==> flow/design.v <==
module cntwithen #(
    parameter BITWIDTH = 4  
) (
    input wire iClk,  
    input wire iRstN,  
    input wire iEn, 
    input wire iClr, 
    output reg [BITWIDTH - 1:0] oCnt
);
    always@(posedge iClk or negedge iRstN) begin
        if(~iRstN) begin
            oCnt <= 0;
        end else begin
            if(iClr) begin
                oCnt <= 0;
            end else begin
                oCnt <= oCnt + iEn;
            end
        end
    end
endmodule
module lsz # (
    parameter BITWIDTH = 4,
    parameter LOGBITWIDTH = $clog2(BITWIDTH)  
) (
    input wire [BITWIDTH - 1: 0] iGrey,  
    output wire [BITWIDTH - 1: 0] oOneHot,  
    output reg [LOGBITWIDTH - 1: 0] lszIdx  
);
    wire [BITWIDTH - 1: 0] tc;  
    genvar i;
    assign tc[0] = ~iGrey[0]; 
    generate 
        for (i = 1; i < BITWIDTH; i = i + 1) begin
            assign tc[i] = tc[i - 1] | ~iGrey[i];
        end
    endgenerate
    genvar j;
    assign oOneHot[0] = tc[0];
    generate 
        for(j = 1; j < BITWIDTH; j = j + 1) begin
            assign oOneHot[j] = tc[j - 1] ^ tc[j];
        end
    endgenerate
    always@(*) begin
        case(oOneHot)
            'd1 : lszIdx = 'd0;
            'd2 : lszIdx = 'd1;
            'd4 : lszIdx = 'd2;
            'd8 : lszIdx = 'd3;
            'd16 : lszIdx = 'd4;
            'd32 : lszIdx = 'd5;
            'd64 : lszIdx = 'd6;
            'd128 : lszIdx = 'd7;
            'd256 : lszIdx = 'd8;
            'd512 : lszIdx = 'd9;
            default : lszIdx = 'd0;
        endcase
    end
endmodule
module sobolrng_core #(
    parameter BITWIDTH = 8
) (
    input wire iClk,  
    input wire iRstN,  
    input wire iEn,
    input wire iClr,
    input wire [BITWIDTH - 1: 0] iOneHot,  
    input wire [BITWIDTH*BITWIDTH - 1: 0] dirVec,
    output reg [BITWIDTH - 1: 0] oRand  
);
    wire [BITWIDTH * BITWIDTH - 1: 0] orVec;
    wire [BITWIDTH - 1: 0] vec;
    assign orVec[BITWIDTH - 1: 0] = iOneHot[0] ? dirVec[BITWIDTH - 1: 0] : 0;
    genvar i;
    generate 
        for(i = 1; i < BITWIDTH; i = i + 1) begin
            assign orVec[(i+1)*BITWIDTH-1:i*BITWIDTH] = orVec[i*BITWIDTH-1:(i-1)*BITWIDTH] | (iOneHot[i] ? dirVec[(i+1)*BITWIDTH-1 : i*BITWIDTH] : 0);
        end
    endgenerate
    assign vec = orVec[BITWIDTH*BITWIDTH - 1: (BITWIDTH-1)*BITWIDTH];
    always@(posedge iClk or negedge iRstN) begin
        if(~iRstN) begin
            oRand <= 0;
        end else begin
            if(iClr) begin
                oRand <= 0;
            end else begin
                if(iEn) begin
                    oRand <= oRand ^ vec;
                end else begin 
                    oRand <= oRand;
                end 
            end 
        end
    end
endmodule
module sobolrng #(
    parameter BITWIDTH = 8
) (
    input wire iClk,  
    input wire iRstN,  
    input wire iEn, 
    input wire iClr, 
    output wire [BITWIDTH - 1: 0] sobolseq
);
    wire [BITWIDTH - 1: 0] cntNum;
    wire [BITWIDTH - 1: 0] oneHot;
    wire [BITWIDTH*BITWIDTH - 1: 0] dirVec;
    cntwithen #(
        .BITWIDTH(BITWIDTH)
    ) u_cntwithen (
        .iClk(iClk),
        .iRstN(iRstN),
        .iEn(iEn),
        .iClr(iClr),
        .oCnt(cntNum)
    );
    lsz #(
        .BITWIDTH(BITWIDTH)
    ) u_lsz (
        .iGrey(cntNum),
        .oOneHot(oneHot),
        .lszIdx()
    );
        assign dirVec[1*BITWIDTH-1 : 0*BITWIDTH] = 'd128;
        assign dirVec[2*BITWIDTH-1 : 1*BITWIDTH] = 'd64;
        assign dirVec[3*BITWIDTH-1 : 2*BITWIDTH] = 'd32;
        assign dirVec[4*BITWIDTH-1 : 3*BITWIDTH] = 'd16;
        assign dirVec[5*BITWIDTH-1 : 4*BITWIDTH] = 'd8;
        assign dirVec[6*BITWIDTH-1 : 5*BITWIDTH] = 'd4;
        assign dirVec[7*BITWIDTH-1 : 6*BITWIDTH] = 'd2;
        assign dirVec[8*BITWIDTH-1 : 7*BITWIDTH] = 'd1;
    sobolrng_core #(
        .BITWIDTH(BITWIDTH)
    ) u_sobolrng_core (
        .iClk(iClk),
        .iRstN(iRstN),
        .iEn(iEn),
        .iClr(iClr),
        .iOneHot(oneHot),
        .dirVec(dirVec),
        .oRand(sobolseq)
    );
endmodule
module parallelcnt (
    input wire iClk,
    input wire iRstN,
    input wire iA,
    input wire iB,
    output wire [1:0] oC
);
    assign oC = iA + iB;
endmodule
module uSADD #(
    parameter BINPUT = 2
) (
    input wire iClk,
    input wire iRstN, 
    input wire iA,
    input wire iB,
    output wire oC
);
    wire [BINPUT-1:0] PCout;
    reg [1:0] acc;
    parallelcnt u_parallelcnt (
        .iClk(iClk),
        .iRstN(iRstN),
        .iA(iA),
        .iB(iB),
        .oC(PCout)
    );
    always@(posedge iClk or negedge iRstN) begin
        if(~iRstN) begin
            acc <= 0;
        end else begin
            acc <= acc[0] + PCout;
        end
    end
    assign oC = acc[1];
endmodule
module uSSUB #(
    parameter BINPUT = 2
) (
    input wire iClk,
    input wire iRstN, 
    input wire iA,
    input wire iB,
    output wire oC
);
    wire [BINPUT-1:0] PCout;
    reg [1:0] acc;
    parallelcnt u_parallelcnt (
        .iClk(iClk),
        .iRstN(iRstN),
        .iA(iA),
        .iB(~iB),
        .oC(PCout)
    );
    always@(posedge iClk or negedge iRstN) begin
        if(~iRstN) begin
            acc <= 0;
        end else begin
            acc <= acc[0] + PCout;
        end
    end
    assign oC = acc[1];
endmodule
module uMUL_bi #(
    parameter BITWIDTH = 8
) (
    input wire iClk,
    input wire iRstN,
    input wire iA,
    input wire [BITWIDTH - 1: 0] iB,
    input wire loadB,
    input wire iClr,
    output reg oMult
);
    reg [BITWIDTH-1:0] iB_buff;  
    wire [BITWIDTH-1:0] sobolseqIn;
    wire [BITWIDTH-1:0] sobolseq;
    wire andTop;
    wire andBot;
    wire iA_inv = ~iA;
    always@(posedge iClk or negedge iRstN) begin
        if(~iRstN) begin
            iB_buff <= 0;
        end else begin
            if(loadB) begin
                iB_buff <= iB;
            end else begin
                iB_buff <= iB_buff;
            end
        end
    end
    sobolrng #(
        .BITWIDTH(BITWIDTH)
    ) u_sobolrngTop (
        .iClk(iClk),
        .iRstN(iRstN),
        .iEn(iA_inv), 
        .iClr(iClr),
        .sobolseq(sobolseqIn)
    );
    sobolrng #(
        .BITWIDTH(BITWIDTH)
    ) u_sobolrngBot (
        .iClk(iClk),
        .iRstN(iRstN),
        .iEn(iA), 
        .iClr(iClr),
        .sobolseq(sobolseq)
    );
    assign andTop = iA_inv & ~(iB_buff > sobolseqIn);
    assign andBot = iA & (iB_buff > sobolseq);
    always@(*) begin
        oMult <= andTop | andBot;
    end
endmodule
module uButterfly #(
    parameter BITWIDTH = 8,
              BINPUT = 2
) (
    input wire iClk,
    input wire iRstN,
    input wire loadW,
    input wire iClr,
    input wire iReal0,
    input wire iImg0,
    input wire iReal1,
    input wire iImg1,
    input wire [BITWIDTH-1:0] iwReal,
    input wire [BITWIDTH-1:0] iwImg,
    output wire oReal0,
    output wire oImg0,
    output wire oReal1,
    output wire oImg1
);
    wire eq_Real1_x_wReal;
    wire eq_Real1_x_wImg;
    wire eq_Img1_x_wReal;
    wire eq_Img1_x_wImg;
    wire scalerReal0;
    wire scalerImg0;
    wire real_eq;
    wire img_eq;
    reg biZero;
    always@(posedge iClk or negedge iRstN) begin
        if(~iRstN) begin 
            biZero <= 0;
        end else begin
            biZero <= ~biZero;
        end
    end
    uMUL_bi #(
        .BITWIDTH(BITWIDTH)
    )u_uMUL_bi_Real1_x_wReal (
        .iClk(iClk),
        .iRstN(iRstN),
        .iA(iReal1),
        .iB(iwReal),
        .loadB(loadW),
        .iClr(iClr),
        .oMult(eq_Real1_x_wReal)
    );
    uMUL_bi #(
        .BITWIDTH(BITWIDTH)
    ) u_uMUL_bi_Real1_x_wImg (
        .iClk(iClk),
        .iRstN(iRstN),
        .iA(iReal1),
        .iB(iwImg),
        .loadB(loadW),
        .iClr(iClr),
        .oMult(eq_Real1_x_wImg)
    );
    uMUL_bi #(
        .BITWIDTH(BITWIDTH)
    ) u_uMUL_bi_Img1_x_wReal (
        .iClk(iClk),
        .iRstN(iRstN),
        .iA(iImg1),
        .iB(iwReal),
        .loadB(loadW),
        .iClr(iClr),
        .oMult(eq_Img1_x_wReal)
    );
    uMUL_bi #(
        .BITWIDTH(BITWIDTH)
    ) u_uMUL_bi_Img1_x_wImg (
        .iClk(iClk),
        .iRstN(iRstN),
        .iA(iImg1),
        .iB(iwImg),
        .loadB(loadW),
        .iClr(iClr),
        .oMult(eq_Img1_x_wImg)
    );
    uSSUB #(
        .BINPUT(BINPUT)
    ) u_uSSUB_realeq (
        .iClk(iClk),
        .iRstN(iRstN),
        .iA(eq_Real1_x_wReal),
        .iB(eq_Img1_x_wImg),
        .oC(real_eq)
    );
    uSADD #(
        .BINPUT(BINPUT)
    ) u_uSADD_imgeq (
        .iClk(iClk),
        .iRstN(iRstN),
        .iA(eq_Real1_x_wImg),
        .iB(eq_Img1_x_wReal),
        .oC(img_eq) 
    );
    uSADD #(
        .BINPUT(BINPUT)
    ) u_uSADD_scalerReal (
        .iClk(iClk),
        .iRstN(iRstN),
        .iA(iReal0),
        .iB(biZero),
        .oC(scalerReal0)
    );
    uSADD #(
        .BINPUT(BINPUT)
    ) uSADD_scalerImg (
        .iClk(iClk),
        .iRstN(iRstN),
        .iA(iImg0),
        .iB(biZero),
        .oC(scalerImg0)
    );
    uSADD #(
        .BINPUT(BINPUT)
    ) u_uSADD_oReal0 (
        .iClk(iClk),
        .iRstN(iRstN),
        .iA(scalerReal0),
        .iB(real_eq),
        .oC(oReal0) 
    );
    uSADD #(
        .BINPUT(BINPUT)
    ) u_uSADD_oImg0 (
        .iClk(iClk),
        .iRstN(iRstN),
        .iA(scalerImg0),
        .iB(img_eq),
        .oC(oImg0) 
    );
    uSSUB #(
        .BINPUT(BINPUT)
    ) u_uSSUB_oReal1 (
        .iClk(iClk),
        .iRstN(iRstN),
        .iA(scalerReal0),
        .iB(real_eq),
        .oC(oReal1) 
    );
    uSSUB #(
        .BINPUT(BINPUT)
    ) u_uSSUB_oImg1 (
        .iClk(iClk),
        .iRstN(iRstN),
        .iA(scalerImg0),
        .iB(img_eq),
        .oC(oImg1) 
    );
endmodule
module uSFFT #(
    parameter BITWIDTH = 8,
    parameter BINPUT = 2
) (
    input wire iClk,
    input wire iRstN,
    input wire loadW,
    input wire iClr,
    input wire iAReal0,
    input wire iAImg0,
    input wire iAReal1,
    input wire iAImg1,
    input wire iBReal0,
    input wire iBImg0,
    input wire iBReal1,
    input wire iBImg1,
    input wire [BITWIDTH-1:0] iwReal,
    input wire [BITWIDTH-1:0] iwImg,
    output wire oCReal0,
    output wire oCImg0,
    output wire oCReal1,
    output wire oCImg1,
    output wire oDReal0,
    output wire oDImg0,
    output wire oDReal1,
    output wire oDImg1
);
    wire mid1_Real0;
    wire mid1_Img0;
    wire mid1_Real1;
    wire mid1_Img1;
    wire mid2_Real0;
    wire mid2_Img0;
    wire mid2_Real1;
    wire mid2_Img1;
    uButterfly #(
        .BITWIDTH(BITWIDTH),
        .BINPUT(BINPUT)
    ) u_uButterfly_in1 (
        .iClk(iClk),
        .iRstN(iRstN),
        .loadW(loadW),
        .iClr(iClr),
        .iReal0(iAReal0),
        .iImg0(iAImg0),
        .iReal1(iAReal1),
        .iImg1(iAImg1),
        .iwReal(iwReal),
        .iwImg(iwImg),
        .oReal0(mid1_Real0),
        .oImg0(mid1_Img0),
        .oReal1(mid1_Real1),
        .oImg1(mid1_Img1)
    );
    uButterfly #(
        .BITWIDTH(BITWIDTH),
        .BINPUT(BINPUT)
    ) u_uButterfly_in2 (
        .iClk(iClk),
        .iRstN(iRstN),
        .loadW(loadW),
        .iClr(iClr),
        .iReal0(iBReal0),
        .iImg0(iBImg0),
        .iReal1(iBReal1),
        .iImg1(iBImg1),
        .iwReal(iwReal),
        .iwImg(iwImg),
        .oReal0(mid2_Real0),
        .oImg0(mid2_Img0),
        .oReal1(mid2_Real1),
        .oImg1(mid2_Img1)
    );
    uButterfly #(
        .BITWIDTH(BITWIDTH),
        .BINPUT(BINPUT)
    ) u_uButterfly_out13 (
        .iClk(iClk),
        .iRstN(iRstN),
        .loadW(loadW),
        .iClr(iClr),
        .iReal0(mid1_Real0),
        .iImg0(mid1_Img0),
        .iReal1(mid2_Real0),
        .iImg1(mid2_Img0),
        .iwReal(iwReal),
        .iwImg(iwImg),
        .oReal0(oCReal0),
        .oImg0(oCImg0),
        .oReal1(oCReal1),
        .oImg1(oCImg1)
    );
    uButterfly #(
        .BITWIDTH(BITWIDTH),
        .BINPUT(BINPUT)
    ) u_uButterfly_out24 (
        .iClk(iClk),
        .iRstN(iRstN),
        .loadW(loadW),
        .iClr(iClr),
        .iReal0(mid1_Real1),
        .iImg0(mid1_Img1),
        .iReal1(mid2_Real1),
        .iImg1(mid2_Img1),
        .iwReal(iwReal),
        .iwImg(iwImg),
        .oReal0(oDReal0),
        .oImg0(oDImg0),
        .oReal1(oDReal1),
        .oImg1(oDImg1)
    );
endmodule
# == Step by step through the tools: uSFFT ==
# Tool output for the design above, in the order of the flow.
# Line numbers count from 1 in the design file above.
# Cell names lack the library's common part.
# The mark - stands for no value.
# inputs
top_module,uSFFT
clk_port,iClk
lib,sky130hd
pvt_corner,tt_025C_1v80

# == Word level ==
# Yosys after proc, flatten, opt, wreduce and memory -nomap, before mapping. Memory bits, and registers merged into a memory's read port (data or address), are not among the register bits. Print and check cells are not counted. Equal cells are merged and count once.
# word_totals
ff_bits,596
input_bits,28
word_cells,1646
# op_classes
n_addsub,96
eq_ne,8
compare,32
n_logic,1048
reduce_logical,8
muxes,352
# op_table
operator,count
8-bit 2-to-1 mux,128
1-bit NOT,296
8-bit by 1-bit adder with 8-bit output,32
8-bit by 1-bit bitwise OR with 8-bit output,32
8-bit by 2-bit bitwise OR with 8-bit output,32
8-bit by 3-bit bitwise OR with 8-bit output,32
8-bit by 4-bit bitwise OR with 8-bit output,32
8-bit by 5-bit bitwise OR with 8-bit output,32
8-bit by 6-bit bitwise OR with 8-bit output,32
8-bit by 7-bit bitwise OR with 8-bit output,32
8-bit greater-than comparator,32
8-bit XOR,32
1-bit bitwise OR,240
1-bit XOR,224
7-bit 2-to-1 mux,32
6-bit 2-to-1 mux,32
5-bit 2-to-1 mux,32
4-bit 2-to-1 mux,32
3-bit 2-to-1 mux,32
1-bit by 1-bit adder with 2-bit output,32
1-bit by 2-bit adder with 2-bit output,32
2-bit 2-to-1 mux,32
1-bit bitwise AND,32
1-bit 2-to-1 mux,32
2-bit inequality test (second input constant),8
2-bit nonzero test,8

# == Logic depth ==
# Depth = most cells in a row (Yosys ltp): at word level without a register or memory, in the mapped netlist without a sequential cell, where the memories' decode and read muxes count.
# logic_depth
depth_word,14
abc_area,1
depth_mapped,13
ltp_nobuf,13

# == After synthesis ==
# The flow's flattened synthesis, as Yosys stat reports it; memories are mapped. The netlist is that of the ABC_AREA named above (0 if unset); the other value can give another one.
# by_type
cell,count
dfrtp_1,596
ha_1,320
inv_1,630
nand2_1,618
a21oi_1,409
nor2_1,415
nor3_1,254
o21ai_0,205
fa_1,32
nand3_1,107
nor2_2,74
nand4_1,57
o21ai_1,65
nor4_1,48
buf_2,56
a31oi_1,36
o21a_1,28
nand3_2,20
# Other cell types: 13; their cells: 117.
# mapped
ffs,596
cells,4087
synth_area_mm2,0.0339263
seqArea_mm2,0.0149143

# == Worst setup path after synthesis ==
# OpenSTA on the mapped netlist: ideal clock, no wires. The path of least setup slack (recovery checks aside). Input and output delay are each 20% of the period. Register names are those of the netlist, which keeps one name where synthesis merged equal registers.
# synth_path
kind,input -> register
start,input iAImg1
end,register u_uButterfly_in1.u_uMUL_bi_Img1_x_wReal.u_sobolrngTop.u_cntwithen.oCnt[6]
launch_ns,0.800
path_slack_ns,1.809
required_ns,3.877
delay_ns,1.391
arrival_ns,2.068
driving_pins,10
clock_period_ns,4.0
input_delay_ns,0.800
period_less_setup_slack_ns,2.191
# "delay_ns" is the arrival time less input delay plus setup time.
# "driving_pins" counts driving pins, that of a launching flip-flop among them; a cell with two outputs on the path counts twice.
# "period_less_setup_slack_ns" is the clock period less the worst setup slack; recovery checks do not enter. This is arithmetic on one report: input and output delays are still those of the set period (20% each).
# The rows between start and end are the longest chain of elaborated cells between them; the timing report does not say that the signal goes this way. Where chains are equally long, one stands for them.
# Each line given opens the expression or statement behind the cell; cells for indexed reads and writes are added by Yosys, which also makes memories of some case tables.
# At most two assigning lines are given for a register; there are more.
# synth_between
cell_sequence,buf_4 > inv_2 > buf_2 > ha_1 > ha_1 > nand2_1 > nor3_1 > nand2_1 > o21ai_0 > a21oi_1
elab_chain_cells,3
cells_between,3
cone_lines,3
classes_between,1 x add/sub; 1 x mux; 1 x logic
# synth_rtl
item,line_no,rtl
"start, declared",424,"input wire iAImg1,"
1-bit NOT,225,wire iA_inv = ~iA;
8-bit by 1-bit adder with 8-bit output,17,oCnt <= oCnt + iEn;
8-bit 2-to-1 mux,14,if(iClr) begin
"end, assigned",15,oCnt <= 0;
"end, assigned",17,
"end, declared",8,output reg [BITWIDTH - 1:0] oCnt

# == Worst path after layout ==
# Path of least setup slack in the final report of run 1 (OpenROAD, finished layout, wires in). Where an end is a register, its clock arrival counts in the times.
# layout_path
kind,input -> register
start,input iBImg1
end,register u_uButterfly_in2.u_uMUL_bi_Img1_x_wReal.u_sobolrngTop.u_cntwithen.oCnt[6]
path_slack_ns,1.49
clock_period_ns,4.18
launch_ns,0.84
driving_pins,11
arrival_ns,3.22
input_delay_ns,0.84
required_ns,4.72
# The rows between start and end are the longest chain of elaborated cells between them; the timing report does not say that the signal goes this way. Where chains are equally long, one stands for them.
# At most two assigning lines are given for a register; there are more.
# layout_between
cell_sequence,clkdlybuf4s50_1 > buf_4 > inv_2 > buf_2 > ha_1 > ha_1 > nand2_1 > nor3_1 > nand2_1 > o21ai_0 > a21oi_1
elab_chain_cells,3
cells_between,3
cone_lines,3
classes_between,1 x add/sub; 1 x mux; 1 x logic
# layout_rtl
item,line_no,rtl
"start, declared",428,"input wire iBImg1,"
1-bit NOT,225,wire iA_inv = ~iA;
8-bit by 1-bit adder with 8-bit output,17,oCnt <= oCnt + iEn;
8-bit 2-to-1 mux,14,if(iClr) begin
"end, assigned",15,oCnt <= 0;
"end, assigned",17,
"end, declared",8,output reg [BITWIDTH - 1:0] oCnt

# Settings and measured results of 5 stored flow runs for module uSFFT (sky130hd), not sorted in any way. The constraints put input and output delay at 20% of the set period each and load the outputs with 0.01 pF.
# "achieved_period_ns" means the clock period less the worst setup slack. The figure is calculated, with input and output delays left at 20% of the set period.
# "power_uw" rests on the timing tool's default activity at the inputs, not on a simulated workload.
# Settings: - = not set for that run.
item,run 1,run 2,run 3,run 4,run 5
ABC_AREA,1,1,-,-,-
CAP_MARGIN,35,35,30,25,20
CELL_PAD_IN_SITES_DETAIL_PLACEMENT,1,0,-,-,-
CORE_ASPECT_RATIO,1.12,-,-,1.04,-
CORE_MARGIN,10,10,2,2,2
CORE_UTILIZATION,54,55,53,64,40
CTS_CLUSTER_DIAMETER,54,287,-,234,-
CTS_CLUSTER_SIZE,96,96,93,-,-
GPL_ROUTABILITY_DRIVEN,0,0,-,1,-
GPL_TIMING_DRIVEN,0,0,-,-,-
MAX_ROUTING_LAYER,met4,-,-,-,-
PLACE_DENSITY,0.57,0.57,0.55,0.39,-
SETUP_SLACK_MARGIN,-0.12,-0.12,-,0.26,-0.28
TNS_END_PERCENT,90,90,60,25,-
period_ns,4.18,2.85,4.0,2.43,3.03
SLEW_MARGIN,20,20,20,35,20
CELL_PAD_IN_SITES_GLOBAL_PLACEMENT,-,-,-,1,-
die_area_mm2,0.0732689,0.0720171,0.0632623,0.0525532,0.0834719
yosys_chip_area_mm2,0.0339263,0.0339263,0.0324711,0.0324711,0.0324711
achieved_period_ns,2.686,2.753,3.045,2.553,2.752
power_uw,16603,19021,17069,28052,22554
cell_area_final_mm2,0.0378113,0.0360721,0.0363599,0.037292,0.0368291
setup_ws_ns,1.494,0.097,0.955,-0.123,0.278
